==> flow/design.v <==
module uart_rx #(
    parameter CLOCKS_PER_PULSE = 4 ,  
              BITS_PER_WORD = 8,  
              W_OUT = 24  
) (
    input clk,rst_n,rx,
    output reg m_valid,
    output reg [W_OUT-1:0] m_data 
);
    localparam  IDLE    = 2'b00, 
                START   = 2'b01, 
                DATA    = 2'b10, 
                STOP    = 2'b11;
  	reg [1:0] state; 
    localparam NUM_WORDS = W_OUT / BITS_PER_WORD;
    reg[$clog2(CLOCKS_PER_PULSE)-1:0] c_clocks;
    reg[$clog2(BITS_PER_WORD)-1:0] c_bits;
    reg[$clog2(NUM_WORDS)-1:0] c_words;
    always @(posedge clk or negedge rst_n) begin
        if (!rst_n) begin
            {c_words,c_bits,c_clocks,m_valid,m_data} <= 1'b0;
            state <= IDLE;
        end else begin
            m_valid <= 0;
            case(state)
                IDLE: if(rx == 0)
                    state <= START;
                START: if(c_clocks == CLOCKS_PER_PULSE/2 - 1) begin
                        c_clocks <= 0;
                        state <= DATA;
                    end else begin
                        c_clocks <= c_clocks + 1;
                    end
              DATA:   if(c_clocks == CLOCKS_PER_PULSE-1)begin
                            c_clocks <= 0;
                            m_data <= {rx, m_data[W_OUT-1:1]};  
                            if(c_bits == BITS_PER_WORD-1) begin
                                c_bits <= 0;
                                state <= STOP;  
                                if(c_words == NUM_WORDS - 1) begin
                                    m_valid <= 1;  
                                    c_words <= 0;  
                                end else c_words <= c_words + 1;  
                            end else c_bits <= c_bits + 1;  
                        end else c_clocks <= c_clocks + 1;  
                STOP: if(c_clocks == CLOCKS_PER_PULSE - 1) begin
                        c_clocks <= 0;
                        state <= IDLE;  
                    end else c_clocks <= c_clocks + 1;
            endcase
        end
    end        
endmodule
module pwm_9ch #(
    parameter RESOLUTION = 16
)(
    input  wire                 clk,
    input  wire                 rst_n,
    input  wire [RESOLUTION-1:0] duty0,
    input  wire [RESOLUTION-1:0] duty1,
    input  wire [RESOLUTION-1:0] duty2,
    input  wire [RESOLUTION-1:0] duty3,
    input  wire [RESOLUTION-1:0] duty4,
    input  wire [RESOLUTION-1:0] duty5,
    input  wire [RESOLUTION-1:0] duty6,
    input  wire [RESOLUTION-1:0] duty7,
    input  wire [RESOLUTION-1:0] duty8,
    output reg  [8:0]           pwm_out
);
    reg [RESOLUTION-1:0] counter;
    always @(posedge clk or negedge rst_n) begin
        if (!rst_n)
            counter <= {RESOLUTION{1'b0}};
        else
            counter <= counter + 1;
    end
    always @(posedge clk or negedge rst_n) begin
        if (!rst_n) begin
            pwm_out <= 9'b0;
        end else begin
            pwm_out[0] <= (counter < duty0);
            pwm_out[1] <= (counter < duty1);
            pwm_out[2] <= (counter < duty2);
            pwm_out[3] <= (counter < duty3);
            pwm_out[4] <= (counter < duty4);
            pwm_out[5] <= (counter < duty5);
            pwm_out[6] <= (counter < duty6);
            pwm_out[7] <= (counter < duty7);
            pwm_out[8] <= (counter < duty8);
        end
    end
endmodule
module sev_seg_decorder(
    input [3:0] digit,
    output reg [6:0] seg
);
    always @(*)begin
        case(digit)
           4'd0: seg  = 7'b1000000;  
            4'd1: seg  = 7'b1111001;  
            4'd2: seg  = 7'b0100100;  
            4'd3: seg  = 7'b0110000;  
            4'd4: seg  = 7'b0011001;  
            4'd5: seg  = 7'b0010010;  
            4'd6: seg  = 7'b0000010;  
            4'd7: seg  = 7'b1111000;  
            4'd8: seg  = 7'b0000000;  
            4'd9: seg  = 7'b0010000;  
            4'd10: seg = 7'b0001000;  
            4'd11: seg = 7'b0000011;  
            4'd12: seg = 7'b1000110;  
            4'd13: seg = 7'b0100001;  
            4'd14: seg = 7'b0000110;  
            4'd15: seg = 7'b0001110;  
            default: seg = 7'b0111111;  
        endcase 
        end
endmodule
module uart_pwm_data_store #(
    parameter WIDTH = 16,
    parameter CHANNELS = 9
)(
    input  wire              clk,
    input  wire              rst_n,
    input  wire              rx_valid,
    input  wire [WIDTH-1:0]  rx_data,
    output reg  [3:0]        pkt_count,
    output reg [WIDTH-1:0] duty0,
    output reg [WIDTH-1:0] duty1,
    output reg [WIDTH-1:0] duty2,
    output reg [WIDTH-1:0] duty3,
    output reg [WIDTH-1:0] duty4,
    output reg [WIDTH-1:0] duty5,
    output reg [WIDTH-1:0] duty6,
    output reg [WIDTH-1:0] duty7,
    output reg [WIDTH-1:0] duty8
);
    reg [WIDTH-1:0] duty_reg [0:CHANNELS-1];
    integer k;
    always @(posedge clk or negedge rst_n) begin
        if (!rst_n) begin
            pkt_count <= 4'd0;
            for (k = 0; k < CHANNELS; k = k + 1)
                duty_reg[k] <= {WIDTH{1'b0}};
            duty0 <= 0; duty1 <= 0; duty2 <= 0;
            duty3 <= 0; duty4 <= 0; duty5 <= 0;
            duty6 <= 0; duty7 <= 0; duty8 <= 0;
        end else if (rx_valid) begin
            duty_reg[pkt_count] <= rx_data;
            duty0 <= duty_reg[0];
            duty1 <= duty_reg[1];
            duty2 <= duty_reg[2];
            duty3 <= duty_reg[3];
            duty4 <= duty_reg[4];
            duty5 <= duty_reg[5];
            duty6 <= duty_reg[6];
            duty7 <= duty_reg[7];
            duty8 <= duty_reg[8];
            if (pkt_count == CHANNELS-1)
                pkt_count <= 4'd0;
            else
                pkt_count <= pkt_count + 1;
        end
    end
endmodule
module uart_pwm_top (
    input  wire        clk,         
    input  wire        rst_n,       
    input  wire        uart_rx,     
    output wire [8:0]  pwm_out,     
    output wire [6:0] seg0,
    output wire [6:0] seg1,
    output wire [6:0] seg2,
    output wire [6:0] seg3,
    output wire [3:0] pkt_count
);
    wire        rx_valid;
    wire [15:0] rx_data;
    uart_rx #(.CLOCKS_PER_PULSE(434),  
              .BITS_PER_WORD(8), 
              .W_OUT(16) 
    ) uart_rx_inst (
        .clk(clk),
        .rst_n(rst_n),
        .rx(uart_rx),
        .m_data(rx_data),
        .m_valid(rx_valid)
    );
    wire [15:0] duty0, duty1, duty2, duty3, duty4, duty5, duty6, duty7, duty8;
    uart_pwm_data_store #(
        .WIDTH(16),
        .CHANNELS(9)
    ) data_store_inst (
        .clk(clk),
        .rst_n(rst_n),
        .rx_valid(rx_valid),
        .rx_data(rx_data),
        .pkt_count(pkt_count),
        .duty0(duty0), .duty1(duty1), .duty2(duty2),
        .duty3(duty3), .duty4(duty4), .duty5(duty5),
        .duty6(duty6), .duty7(duty7), .duty8(duty8)
    );
    pwm_9ch #(
        .RESOLUTION(16)
    ) pwm_inst (
        .clk(clk),
        .rst_n(rst_n),
        .duty0(duty0),
        .duty1(duty1),
        .duty2(duty2),
        .duty3(duty3),
        .duty4(duty4),
        .duty5(duty5),
        .duty6(duty6),
        .duty7(duty7),
        .duty8(duty8),
        .pwm_out(pwm_out)
    );
    wire [3:0] digit0 = rx_data[3:0];     
    wire [3:0] digit1 = rx_data[7:4];
    wire [3:0] digit2 = rx_data[11:8];
    wire [3:0] digit3 = rx_data[15:12];   
    sev_seg_decorder seg_inst0 (.digit(digit0), .seg(seg0));
    sev_seg_decorder seg_inst1 (.digit(digit1), .seg(seg1));
    sev_seg_decorder seg_inst2 (.digit(digit2), .seg(seg2));
    sev_seg_decorder seg_inst3 (.digit(digit3), .seg(seg3));
endmodule
-- From RTL to reports: uart_pwm_top
What the tools print for uart_pwm_top, step after step.
Lines are those of the file above, counted from 1.
Library cell names are shortened.
A cell with - has no value.
- top: uart_pwm_top
- clock input: clk
- library: sky130hd
- timing corner: tt_025C_1v80

-- Word level
Counts by Yosys on the flattened word-level netlist (proc, flatten, opt, wreduce). Print and check cells are left out. Cells with the same type and inputs are merged into one.
Yosys's memory passes give these memory sizes; they may raise the number of words (mostly to a power of two), join words into wider ones and drop unused or constant bits.
- noted ROM bits: 448
- output and inout port bits: 41
- noted memories: 4
- register bits: 349
- bits of input ports at 3
- memory list (memory ; depth ; bits a word ; read ports ; wr ports ; line ; source):
    (no name shown) ; 16 ; 7 ; 1 ; 0 ; 98 ; case(digit)
    (no name shown) ; 16 ; 7 ; 1 ; 0 ; 98 ;
    (no name shown) ; 16 ; 7 ; 1 ; 0 ; 98 ;
    (no name shown) ; 16 ; 7 ; 1 ; 0 ; 98 ;
- muxes and demuxes at 16
- reductions and logical operators at 17
- order comparisons at 9
- $add $sub $neg: 5
- noted equality and inequality tests: 19
- operators with widths (operator ; count):
    16-bit < comparator ; 9
    2-bit AND reduction ; 10
    9-bit case mux with 2-bit select ; 1
    9-bit 2-to-1 mux ; 2
    16-bit by 1-bit adder with 16-bit output (second input constant) ; 1
    4-bit by 3-bit == test with 1-bit output (second input constant) ; 4
    2-bit 2-to-1 mux ; 5
    9-bit by 1-bit adder with 9-bit output (second input constant) ; 1
    9-bit by 8-bit == test with 1-bit output (second input constant) ; 1
    9-bit == test (second input constant) ; 1
    2-bit by 1-bit != test with 1-bit output (second input constant) ; 4
    4-bit by 2-bit == test with 1-bit output (second input constant) ; 2
    2-bit case mux with 4-bit select ; 1
    6-bit AND reduction ; 1
    1-bit 2-to-1 mux ; 5
    2-bit == test (second input constant) ; 2
    4-bit by 1-bit adder with 4-bit output (second input constant) ; 1
    4-bit by 1-bit == test with 1-bit output (second input constant) ; 1
    4-bit == test (second input constant) ; 1
    4-bit logical NOT ; 1
    4-bit nonzero test ; 1
    4-bit 2-to-1 mux ; 1
    3-bit by 1-bit adder with 3-bit output (second input constant) ; 1
    3-bit == test (second input constant) ; 1
    3-bit AND reduction ; 1
    3-bit nonzero test ; 1
    3-bit 2-to-1 mux ; 1
    2-bit by 1-bit == test with 1-bit output (second input constant) ; 1
Not listed: further kinds 4, cells in them 4.

-- Depth
Yosys ltp: most cells in a row. Word level: on the elaborated netlist, between registers, memories and ports. Mapped: between sequential cells and ports; inverters and the memories' decode and read muxes count.
- noted depth after elaboration: 4
- ABC_AREA at 0
- mapped depth at 7
- noted gate-level depth less buffers: 6

-- After synthesis
Source: synth_stat.txt of the flow (Yosys; design flattened, memories mapped). It holds for the ABC_AREA given above (unset counts as 0); a run with the other value may have another netlist.
The area totals of this step are shown rounded.
- flip-flops: 351
- area of sequential cells: 8780 µm²
- noted standard cells after synthesis: 1615
- synthesis area at 17500 µm²
- buffers: 74
- cells by type (type ; count):
    dfrtp_1 ; 350
    ha_1 ; 169
    mux2_2 ; 108
    o21ai_0 ; 187
    nand2_1 ; 191
    inv_1 ; 176
    mux2_1 ; 41
    a21o_1 ; 27
    a21oi_1 ; 40
    clkbuf_1 ; 53
    nand4_1 ; 27
    nor2_1 ; 41
    xnor2_1 ; 13
    buf_6 ; 10
    a221o_1 ; 9
    mux2i_1 ; 9
    mux4_2 ; 4
    nand2b_1 ; 13
Other cell types: 35; their cells: 147.
The figures by module come from a second, unflattened synthesis with its own total; it is not the netlist above.
- noted cell total of the unflattened synthesis: 1424
- area total of the unflattened synthesis: 18100 µm²
Rows give one instance, submodules left out.
- modules (module ; cells ; area (µm²) ; instances):
    uart_pwm_data_store ; 639 ; 11100 ; 1
    pwm_9ch #(RESOLUTION=16) ; 526 ; 4270 ; 1
    uart_rx ; 127 ; 1610 ; 1
    sev_seg_decorder ; 33 ; 274 ; 4
    uart_pwm_top ; 0 ; 0.0 ; 1

-- Worst setup path after synthesis
Path of least setup slack by OpenSTA after synthesis, without wires, with an ideal clock, recovery checks aside; 20% of the period is set as input and as output delay. Where synthesis merged equal registers, the netlist keeps one of their names.
- path type: register to output
- start point: register uart_rx_inst.m_data[4]
- end point: output seg1[3]
- noted slack: 14.705 ns
- path buffers at 0
- noted external output delay: 4.000 ns
- noted data arrival time: 1.295 ns
- noted period: 20.0 ns
- time at the first pin: 0.000 ns
- stages: 5
- path delay: 1.295 ns
- noted data required time: 16.000 ns
- period reached after synthesis at 5.295 ns
"path delay" = arrival - input delay + setup time.
A path that ends at an output port has no setup time.
"stages": output pins that drive a net of the path, with the launching flip-flop's if there is one; two outputs of one cell count as two.
"period reached after synthesis" is the clock period less the worst setup slack; recovery checks do not enter. This is arithmetic on one report: input and output delays are still those of the set period (20% each).
The rows between start and end are the longest chain of elaborated cells between them; the timing report does not say that the signal goes this way. Where chains are equally long, one stands for them.
Each line given opens the expression or statement behind the cell; cells for indexed reads and writes are added by Yosys, which also makes memories of some case tables.
The chain passes a memory read, where the word-level depth is cut; so it can be longer than that depth.
- cell sequence: dfrtp_1 -> inv_1 -> ha_1 -> inv_1 -> mux4_2
- noted cells in the longest elaborated chain: 1
- noted elaborated cells on any way between the ends: 1
- classes of those cells: memory (1)
- ends and longest elaborated chain, post-synthesis (element ; line ; source):
    start: declaration ; 8 ; output reg [W_OUT-1:0] m_data
    start: assignment ; 36 ; m_data <= {rx, m_data[W_OUT-1:1]};
    memory read 16 x 7 bit ; 98 ; case(digit)
    end: declaration ; 172 ; output wire [6:0] seg1,

-- Timing after layout
From the final timing report of run 1: the path of least setup slack in the routed layout; clock arrival at registers is part of the times.
- path type: register to output
- start point: register uart_rx_inst.m_data[9]
- end point: output seg2[1]
- noted data required time: 16.00 ns
- noted data arrival time: 2.95 ns
- noted period: 20.0 ns
- stages: 6
- noted external output delay: 4.00 ns
- noted slack: 13.05 ns
- time at the first pin: 0.54 ns
- path buffers at 1
The rows between start and end are the longest chain of elaborated cells between them; the timing report does not say that the signal goes this way. Where chains are equally long, one stands for them.
The chain passes a memory read, where the word-level depth is cut; so it can be longer than that depth.
- cell sequence: dfrtp_1 -> inv_1 -> ha_1 -> mux2i_1 -> o21ai_0 -> clkdlybuf4s50_1
- noted cells in the longest elaborated chain: 1
- noted elaborated cells on any way between the ends: 1
- classes of those cells: memory (1)
- ends and longest elaborated chain, after layout (element ; line ; source):
    start: declaration ; 8 ; output reg [W_OUT-1:0] m_data
    start: assignment ; 36 ; m_data <= {rx, m_data[W_OUT-1:1]};
    memory read 16 x 7 bit ; 98 ; case(digit)
    end: declaration ; 173 ; output wire [6:0] seg2,

Subject: uart_pwm_top on sky130hd, stored results

Hello all,

4 stored runs of uart_pwm_top in the flow (synthesis by Yosys, layout by OpenROAD, sky130hd cells), in arbitrary order. Constraints: input delay and output delay 20% of the set period each, output load 0.01 pF.
"reached clock period" = clock period - worst setup slack. The figure is calculated, with input and output delays left at 20% of the set period.
"total power of the final layout": no workload was simulated; the value follows from the tool's default switching activity.
The measured numbers are rounded.

Run 1
Settings were CAP_MARGIN = 15; CELL_PAD_IN_SITES_DETAIL_PLACEMENT = 2; CELL_PAD_IN_SITES_GLOBAL_PLACEMENT = 3; CORE_ASPECT_RATIO = 0.66; CORE_MARGIN = 3; CTS_CLUSTER_DIAMETER = 173; CTS_CLUSTER_SIZE = 29; GPL_ROUTABILITY_DRIVEN = 1; HOLD_SLACK_MARGIN = 0.14; MAX_ROUTING_LAYER = met4; PLACE_DENSITY_LB_ADDON = 0.12; SETUP_SLACK_MARGIN = -0.53; TNS_END_PERCENT = 10; period_ns = 20.0; CORE_UTILIZATION = 40; SLEW_MARGIN = 20
- noted the worst slack on setup checks: 13.0 ns
- std-cell area (final layout): 18,800 µm²
- reached clock period at 6.954 ns
- noted the chip area after synthesis (Yosys): 17,500 µm²
- total power of the final layout at 1.12 mW
- noted the die footprint: 46,200 µm²

Run 2
Settings were ABC_AREA = 1; CAP_MARGIN = 0; CELL_PAD_IN_SITES_GLOBAL_PLACEMENT = 3; CORE_ASPECT_RATIO = 1.0; CORE_MARGIN = 10; CORE_UTILIZATION = 21; GPL_TIMING_DRIVEN = 0; HOLD_SLACK_MARGIN = 0.11; PLACE_DENSITY = 0.51; SLEW_MARGIN = 0; period_ns = 5.3
- noted the worst slack on setup checks: 0.831 ns
- std-cell area (final layout): 20,800 µm²
- reached clock period at 4.469 ns
- noted the chip area after synthesis (Yosys): 17,300 µm²
- total power of the final layout at 6.15 mW
- noted the die footprint: 94,000 µm²

Run 3
Settings were ABC_AREA = 0; CORE_UTILIZATION = 45; CTS_CLUSTER_DIAMETER = 359; GPL_TIMING_DRIVEN = 0; MIN_ROUTING_LAYER = met1; PLACE_DENSITY = 0.77; period_ns = 6.05; CAP_MARGIN = 20; CORE_MARGIN = 2; SLEW_MARGIN = 20
- noted the worst slack on setup checks: 1.90 ns
- std-cell area (final layout): 19,900 µm²
- reached clock period at 4.152 ns
- noted the chip area after synthesis (Yosys): 17,500 µm²
- total power of the final layout at 4.75 mW
- noted the die footprint: 40,400 µm²

Run 4
Settings were CTS_CLUSTER_DIAMETER = 173; CTS_CLUSTER_SIZE = 29; GPL_ROUTABILITY_DRIVEN = 0; MAX_ROUTING_LAYER = met4; TNS_END_PERCENT = 10; period_ns = 20.0; CAP_MARGIN = 20; CORE_MARGIN = 2; CORE_UTILIZATION = 40; SLEW_MARGIN = 20
- noted the worst slack on setup checks: 13.2 ns
- std-cell area (final layout): 18,800 µm²
- reached clock period at 6.806 ns
- noted the chip area after synthesis (Yosys): 17,500 µm²
- total power of the final layout at 1.11 mW
- noted the die footprint: 45,300 µm²

Thanks
